==> flow/design.v <==
 module ADDER_TREE#(parameter DATA_IN_WIDTH = 8,DATA_OUT_WIDTH = 16)
							(clk,rst_n,ena,data_in1,data_in2,data_out,done,	pipe
							);
 input clk,rst_n,ena;
 input [DATA_IN_WIDTH - 1:0] data_in1,data_in2;
 output [DATA_OUT_WIDTH:0] data_out;
 output done;
 reg signed done;
 reg signed [DATA_OUT_WIDTH:0] data_out;
output [6:0] pipe;
reg signed [6:0] pipe;
wire data_in2_b0,data_in2_b1,data_in2_b2,data_in2_b3,data_in2_b4,data_in2_b5,data_in2_b6,data_in2_b7;
wire [DATA_IN_WIDTH - 1:0] M_wire0,M_wire1,M_wire2,M_wire3,M_wire4,M_wire5,M_wire6,M_wire7;
reg signed  [DATA_IN_WIDTH - 1:0] M_reg0,M_reg1,M_reg2,M_reg3,M_reg4,M_reg5,M_reg6,M_reg7;
reg signed  [DATA_IN_WIDTH:0] M_reg_ls1_0,M_reg_ls1_1,M_reg_ls1_2,M_reg_ls1_3,M_reg_ls1_4,M_reg_ls1_5,M_reg_ls1_6,M_reg_ls1_7;
reg signed  [DATA_IN_WIDTH + 1:0] Adder_reg1_0,Adder_reg1_1,Adder_reg1_2,Adder_reg1_3;
reg signed  [DATA_IN_WIDTH + 3:0] Adder_reg1_ls2_0,Adder_reg1_ls2_1,Adder_reg1_ls2_2,Adder_reg1_ls2_3,Adder_reg2_0,Adder_reg2_1;
reg signed  [DATA_IN_WIDTH + DATA_IN_WIDTH - 1:0] Adder_reg2_ls4_0,Adder_reg2_ls4_1;
reg signed  [DATA_IN_WIDTH + DATA_IN_WIDTH - 1:0] Adder_reg3_1;
assign data_in2_b0 = data_in2[0];
assign data_in2_b1 = data_in2[1];
assign data_in2_b2 = data_in2[2];
assign data_in2_b3 = data_in2[3];
assign data_in2_b4 = data_in2[4];
assign data_in2_b5 = data_in2[5];
assign data_in2_b6 = data_in2[6];
assign data_in2_b7 = data_in2[7];
assign M_wire0 = data_in2_b0 ? data_in1 : 0;
assign M_wire1 = data_in2_b1 ? data_in1 : 0;
assign M_wire2 = data_in2_b2 ? data_in1 : 0;
assign M_wire3 = data_in2_b3 ? data_in1 : 0;
assign M_wire4 = data_in2_b4 ? data_in1 : 0;
assign M_wire5 = data_in2_b5 ? data_in1 : 0;
assign M_wire6 = data_in2_b6 ? data_in1 : 0;
assign M_wire7 = data_in2_b7 ? data_in1 : 0;
always @(posedge clk or negedge rst_n)
  begin
    if(!rst_n)
	   begin
		   M_reg0 <= 0;
			M_reg1 <= 0;
			M_reg2 <= 0;
			M_reg3 <= 0;
			M_reg4 <= 0;
			M_reg5 <= 0;
			M_reg6 <= 0;
			M_reg7 <= 0;
			pipe[0] <= 0;
		end
	 else
	   begin
		  if(ena)
		    begin
			   M_reg0 <= M_wire0;
				M_reg1 <= M_wire1;
				M_reg2 <= M_wire2;
				M_reg3 <= M_wire3;
				M_reg4 <= M_wire4;
				M_reg5 <= M_wire5;
				M_reg6 <= M_wire6;
				M_reg7 <= M_wire7;
				pipe[0] <= 1;
			 end
		end
  end
always @(posedge clk or negedge rst_n)
  begin
    if(!rst_n)
	   begin
		   M_reg_ls1_0 <= 0;
			M_reg_ls1_1 <= 0;
			M_reg_ls1_2 <= 0;
			M_reg_ls1_3 <= 0;
			M_reg_ls1_4 <= 0;
			M_reg_ls1_5 <= 0;
			M_reg_ls1_6 <= 0;
			M_reg_ls1_7 <= 0;
			pipe[1] <= 0;
		end
	 else
	   begin
		  if(pipe[0])
		    begin
			   M_reg_ls1_0 <= M_reg0;
				M_reg_ls1_1 <= {M_reg1[7:0],1'b0};
				M_reg_ls1_2 <= M_reg2;
				M_reg_ls1_3 <= {M_reg3[7:0],1'b0};
				M_reg_ls1_4 <= M_reg4;
				M_reg_ls1_5 <= {M_reg5[7:0],1'b0};
				M_reg_ls1_6 <= M_reg6;
				M_reg_ls1_7 <= {M_reg7[7:0],1'b0};
				pipe[1] <= 1;
			 end
		end
  end
always @(posedge clk or negedge rst_n)
  begin
    if(!rst_n)
	   begin
		   Adder_reg1_0 <= 0;
			Adder_reg1_1 <= 0;
			Adder_reg1_2 <= 0;
			Adder_reg1_3 <= 0;
			pipe[2] <= 0;
		end
	 else
	   begin
		  if(pipe[1])
		    begin
			   Adder_reg1_0 <= M_reg_ls1_0 + M_reg_ls1_1;
				Adder_reg1_1 <= M_reg_ls1_2 + M_reg_ls1_3;
				Adder_reg1_2 <= M_reg_ls1_4 + M_reg_ls1_5;
				Adder_reg1_3 <= M_reg_ls1_6 + M_reg_ls1_7;
				pipe[2] <= 1;
			 end
		end
  end
always @(posedge clk or negedge rst_n)
  begin
    if(!rst_n)
	   begin
		   Adder_reg1_ls2_0 <= 0;
			Adder_reg1_ls2_1 <= 0;
			Adder_reg1_ls2_2 <= 0;
			Adder_reg1_ls2_3 <= 0;
			pipe[3] <= 0;
		end
	 else
	   begin
		  if(pipe[2])
		    begin
			   Adder_reg1_ls2_0 <= Adder_reg1_0;
				Adder_reg1_ls2_1 <= {Adder_reg1_1[9:0],2'b0};
				Adder_reg1_ls2_2 <= Adder_reg1_2;
				Adder_reg1_ls2_3 <= {Adder_reg1_3[9:0],2'b0};
				pipe[3] <= 1;
			 end
		end
  end
 always @(posedge clk or negedge rst_n)
  begin
    if(!rst_n)
	   begin
		   Adder_reg2_0 <= 0;
			Adder_reg2_1 <= 0;
			pipe[4] <= 0;
		end
	 else
	   begin
		  if(pipe[3])
		    begin
			   Adder_reg2_0 <= Adder_reg1_ls2_0 + Adder_reg1_ls2_1;
				Adder_reg2_1 <= Adder_reg1_ls2_2 + Adder_reg1_ls2_3;
				pipe[4] <= 1;
			 end
		end
  end
  always @(posedge clk or negedge rst_n)
  begin
    if(!rst_n)
	   begin
		   Adder_reg2_ls4_0 <= 0;
		   Adder_reg2_ls4_1 <= 0;
			pipe[5] <= 0;
		end
	 else
	   begin
		  if(pipe[4])
		    begin
				Adder_reg2_ls4_0 <= Adder_reg2_0;
				Adder_reg2_ls4_1 <= {Adder_reg2_1[11:0],4'b0};
				pipe[5] <= 1;
			 end
		end
  end
 always @(posedge clk or negedge rst_n)
  begin
    if(!rst_n)
	   begin
		   Adder_reg3_1 <= 0;
			pipe[6] <= 0;
		end
	 else
	   begin
		  if(pipe[5])
		    begin
			   Adder_reg3_1 <= Adder_reg2_ls4_0 + Adder_reg2_ls4_1;
				pipe[6] <= 1;
			 end
		end
  end
always @(posedge clk or negedge rst_n)
  begin
    if(!rst_n)
	   begin
		  data_out <= 0;
		  done <= 0; 
		end
	 else
	   begin
		  if(pipe[6])
		    begin
			  data_out <= Adder_reg3_1;
			  done <= 1'b1;
			 end
		end
  end
 endmodule 
* Tool chain data of ADDER_TREE
The steps from the RTL of ADDER_TREE to its reports follow in flow order.
Line numbers count from 1 in the design file above.
Operators carry their Yosys type and port widths (W data, S select, Z words).
Not given: -
- Top :: ADDER_TREE
- Clock :: clk
- Library :: sky130hd
- Library corner :: tt_025C_1v80

* Word level
Source: Yosys, flattened and elaborated, memories not mapped. Widths are those after wreduce; folded enables and synchronous resets count as part of the registers. Registers that Yosys merges into a memory's read port (data or address) are not register bits. Print and check cells do not count. Equal cells are merged and count once.
- Bits in registers :: 296
- Input port bits :: 19
- Output and inout port bits :: 25
- Word-level cells :: 53
- Add/subtract/negate cells :: 7
- Mux-type cells :: 8
** Operators by type and width (number)
- $mux W8 :: 8
- $add A8 B9 Y10 :: 4
- $add A10 B12 Y12 :: 2
- $add A12 B16 Y16 :: 1

* Depth
Longest topological path by Yosys (ltp), each cell counted once; first at word level (registers and memories cut), then after technology mapping (sequential cells cut; the memories' decode and read muxes count).
- Depth in word-level cells :: 1
- ABC_AREA :: 0
- Mapped depth :: 8
- Mapped depth without buffers :: 8

* Mapped cells and area
Source: synth_stat.txt of the flow (Yosys; design flattened, memories mapped). It holds for the ABC_AREA given above (unset counts as 0); a run with the other value may have another netlist.
- Standard cells after synthesis :: 1124
- Mapped area :: 13520.5 um^2
- Area of sequential cells :: 7407.1 um^2
- Mapped flip-flops :: 296
- Buffer cells :: 60
** Cells by type
- sky130_fd_sc_hd__dfrtp_1 :: number 296, total area 7.41E+03 um^2
- sky130_fd_sc_hd__mux2_2 :: number 187, total area 2105.77 um^2
- sky130_fd_sc_hd__ha_1 :: number 61, total area 763.232 um^2
- sky130_fd_sc_hd__o21ai_0 :: number 99, total area 495.475 um^2
- sky130_fd_sc_hd__nand3_1 :: number 67, total area 335.322 um^2
- sky130_fd_sc_hd__inv_1 :: number 78, total area 292.781 um^2
- sky130_fd_sc_hd__xnor2_1 :: number 24, total area 210.202 um^2
- sky130_fd_sc_hd__a21oi_1 :: number 37, total area 185.178 um^2
- sky130_fd_sc_hd__nor2_1 :: number 39, total area 146.39 um^2
- sky130_fd_sc_hd__clkbuf_1 :: number 38, total area 142.637 um^2
- sky130_fd_sc_hd__fa_1 :: number 7, total area 140.134 um^2
- sky130_fd_sc_hd__a21o_1 :: number 16, total area 120.115 um^2
- sky130_fd_sc_hd__nand2_1 :: number 27, total area 101.347 um^2
- sky130_fd_sc_hd__nor2b_1 :: number 13, total area 81.328 um^2
- sky130_fd_sc_hd__a211oi_1 :: number 10, total area 75.072 um^2
- sky130_fd_sc_hd__buf_2 :: number 14, total area 70.067 um^2
- sky130_fd_sc_hd__xor2_1 :: number 8, total area 70.067 um^2
- sky130_fd_sc_hd__o31ai_1 :: number 8, total area 60.058 um^2
Not listed: further types 32, cells in them 95.

* Timing after synthesis
Source: OpenSTA report_checks on the synthesized netlist (no wires, ideal clock, input and output delay 20% of the period each), path of least setup slack; recovery checks are left aside. Register names are those of the netlist, which keeps one name where synthesis merged equal registers.
- Kind :: reg2reg
- Start point :: reg M_reg_ls1_2[1]
- End point :: reg Adder_reg1_1[7]
- Period :: 4000 ps
- Setup time :: 120 ps
- Launch time at the first pin :: 0 ps
- Arrival time :: 1947 ps
- Data required time :: 3880 ps
- Path slack :: 1933 ps
- Path delay :: 2067 ps
- Stages on the path :: 8
- Path buffers :: 0
- Synthesis period reached :: 2067 ps
"path delay" is the arrival time less input delay plus setup time.
"stages on the path": output pins that drive a net of the path, with the launching flip-flop's if there is one; two outputs of one cell count as two.
"synthesis period reached" is the clock period less the worst setup slack; recovery checks do not enter. This is arithmetic on one report: input and output delays are still those of the set period (20% each).
The rows between start and end are the longest chain of elaborated cells between them; the timing report does not say that the signal goes this way. Where chains are equally long, one stands for them.
A line is the first line of the expression or statement that the cell stems from. Yosys adds cells for indexed reads and writes and turns some case tables into memories.
- Cell sequence :: sky130_fd_sc_hd__dfrtp_1 > sky130_fd_sc_hd__ha_1 > sky130_fd_sc_hd__fa_1 > sky130_fd_sc_hd__a21oi_1 > sky130_fd_sc_hd__o21ai_0 > sky130_fd_sc_hd__o21ai_0 > sky130_fd_sc_hd__or3b_1 > sky130_fd_sc_hd__a31o_2
- Length of the longest elaborated chain :: 1
- Elaborated cells between the ends (all ways) :: 1
- Source lines of those cells :: 1
- Classes of those cells :: 1 x add/sub
** Ends and longest elaborated chain, after synthesis
- from (decl) :: RTL line 15 : reg signed  [DATA_IN_WIDTH:0] M_reg_ls1_0,M_reg_ls1_1,M_reg_ls1_2,M_reg_ls1_3,M_reg_ls1_4,M_reg_ls1_5,M_reg_ls ...
- from (assign) :: RTL line 72 : M_reg_ls1_2 <= 0;
- from (assign) :: RTL line 86 : M_reg_ls1_2 <= M_reg2;
- $add A8 B9 Y10 :: RTL line 111 : Adder_reg1_1 <= M_reg_ls1_2 + M_reg_ls1_3;
- to (assign) :: RTL line 101 : Adder_reg1_1 <= 0;
- to (assign) :: RTL line 111
- to (decl) :: RTL line 16 : reg signed  [DATA_IN_WIDTH + 1:0] Adder_reg1_0,Adder_reg1_1,Adder_reg1_2,Adder_reg1_3;

* Worst path after layout
From the final timing report of record 1: the path of least setup slack in the routed layout; clock arrival at registers is part of the times.
The path's times are printed in steps of 10 ps; the period is the one set.
- Kind :: reg2reg
- Start point :: reg M_reg_ls1_4[1]
- End point :: reg Adder_reg1_2[7]
- Period :: 1730 ps
- Setup time :: 110 ps
- Launch time at the first pin :: 540 ps
- Arrival time :: 2420 ps
- Data required time :: 2150 ps
- Path slack :: -270 ps
- Stages on the path :: 8
- Path buffers :: 0
The rows between start and end are the longest chain of elaborated cells between them; the timing report does not say that the signal goes this way. Where chains are equally long, one stands for them.
- Cell sequence :: sky130_fd_sc_hd__dfrtp_1 > sky130_fd_sc_hd__ha_2 > sky130_fd_sc_hd__fa_2 > sky130_fd_sc_hd__a21oi_4 > sky130_fd_sc_hd__o21ai_2 > sky130_fd_sc_hd__o21ai_1 > sky130_fd_sc_hd__or3b_1 > sky130_fd_sc_hd__a31o_2
- Length of the longest elaborated chain :: 1
- Elaborated cells between the ends (all ways) :: 1
- Source lines of those cells :: 1
- Classes of those cells :: 1 x add/sub
** Ends and longest elaborated chain, post-layout
- from (decl) :: RTL line 15 : reg signed  [DATA_IN_WIDTH:0] M_reg_ls1_0,M_reg_ls1_1,M_reg_ls1_2,M_reg_ls1_3,M_reg_ls1_4,M_reg_ls1_5,M_reg_ls ...
- from (assign) :: RTL line 74 : M_reg_ls1_4 <= 0;
- from (assign) :: RTL line 88 : M_reg_ls1_4 <= M_reg4;
- $add A8 B9 Y10 :: RTL line 112 : Adder_reg1_2 <= M_reg_ls1_4 + M_reg_ls1_5;
- to (assign) :: RTL line 102 : Adder_reg1_2 <= 0;
- to (assign) :: RTL line 112
- to (decl) :: RTL line 16 : reg signed  [DATA_IN_WIDTH + 1:0] Adder_reg1_0,Adder_reg1_1,Adder_reg1_2,Adder_reg1_3;

Subject: flow runs of ADDER_TREE

Hi,

Measured results for ADDER_TREE: 4 stored runs of the Yosys and OpenROAD flow on sky130hd. The settings differ; the order carries no meaning. The constraints put input and output delay at 20% of the set period each and load the outputs with 0.01 pF.
"clock period reached" means the clock period less the worst setup slack. The figure is calculated, with input and output delays left at 20% of the set period.
"allowed time less slack (worst setup path)" is the time allowed to the run's worst setup path (the clock period less input and output delay, where it has them) less its slack. Clock arrival times count: a late capture clock shortens it, a late launch clock lengthens it.
"total design power" rests on the timing tool's default activity at the inputs, not on a simulated workload.
"allowed time less slack (worst setup path)" is given in steps of 10 ps.

** Record 1
- Settings :: CELL_PAD_IN_SITES_GLOBAL_PLACEMENT=1; CORE_ASPECT_RATIO=1.81; CORE_MARGIN=9; CORE_UTILIZATION=20; GPL_ROUTABILITY_DRIVEN=1; MIN_ROUTING_LAYER=met1; PLACE_DENSITY_LB_ADDON=0.09; SLEW_MARGIN=5; period_ns=1.73; CAP_MARGIN=20
- Full die area :: 77,701.4 um^2
- Netlist area reported by Yosys :: 13,520.5 um^2
- Clock period reached :: 2,001 ps
- Utilization in the final report :: 0.271
- Total negative setup slack :: -3,153 ps
- Worst setup slack after layout :: -271 ps
- Total design power :: 24.069 mW
- Standard-cell area after routing :: 18,067.3 um^2
- Allowed time less slack (worst setup path) :: 2,000 ps
- Critical path type :: reg2reg

** Record 2
- Settings :: CORE_UTILIZATION=40; period_ns=3.02; CAP_MARGIN=20; CORE_MARGIN=2; SLEW_MARGIN=20
- Full die area :: 35,287.6 um^2
- Netlist area reported by Yosys :: 13,520.5 um^2
- Clock period reached :: 2,337 ps
- Utilization in the final report :: 0.46
- Total negative setup slack :: 0 ps
- Worst setup slack after layout :: 683 ps
- Total design power :: 11.876 mW
- Standard-cell area after routing :: 15,402.3 um^2
- Allowed time less slack (worst setup path) :: 1,730 ps
- Critical path type :: reg2out

** Record 3
- Settings :: CORE_ASPECT_RATIO=1.52; CORE_MARGIN=3; CTS_CLUSTER_SIZE=96; period_ns=3.05; CAP_MARGIN=20; CORE_UTILIZATION=40; SLEW_MARGIN=20
- Full die area :: 36,091.0 um^2
- Netlist area reported by Yosys :: 13,520.5 um^2
- Clock period reached :: 2,599 ps
- Utilization in the final report :: 0.464
- Total negative setup slack :: 0 ps
- Worst setup slack after layout :: 451 ps
- Total design power :: 11.809 mW
- Standard-cell area after routing :: 15,363.5 um^2
- Allowed time less slack (worst setup path) :: 1,990 ps
- Critical path type :: reg2out

** Record 4
- Settings :: CELL_PAD_IN_SITES_GLOBAL_PLACEMENT=2; CORE_ASPECT_RATIO=0.77; CORE_MARGIN=7; CORE_UTILIZATION=40; CTS_CLUSTER_DIAMETER=243; CTS_CLUSTER_SIZE=81; MIN_ROUTING_LAYER=met2; SLEW_MARGIN=35; TNS_END_PERCENT=90; period_ns=4.37; CAP_MARGIN=20
- Full die area :: 39,188.9 um^2
- Netlist area reported by Yosys :: 13,520.5 um^2
- Clock period reached :: 3,045 ps
- Utilization in the final report :: 0.443
- Total negative setup slack :: 0 ps
- Worst setup slack after layout :: 1,325 ps
- Total design power :: 6.965 mW
- Standard-cell area after routing :: 14,599.0 um^2
- Allowed time less slack (worst setup path) :: 2,170 ps
- Critical path type :: reg2out

Regards
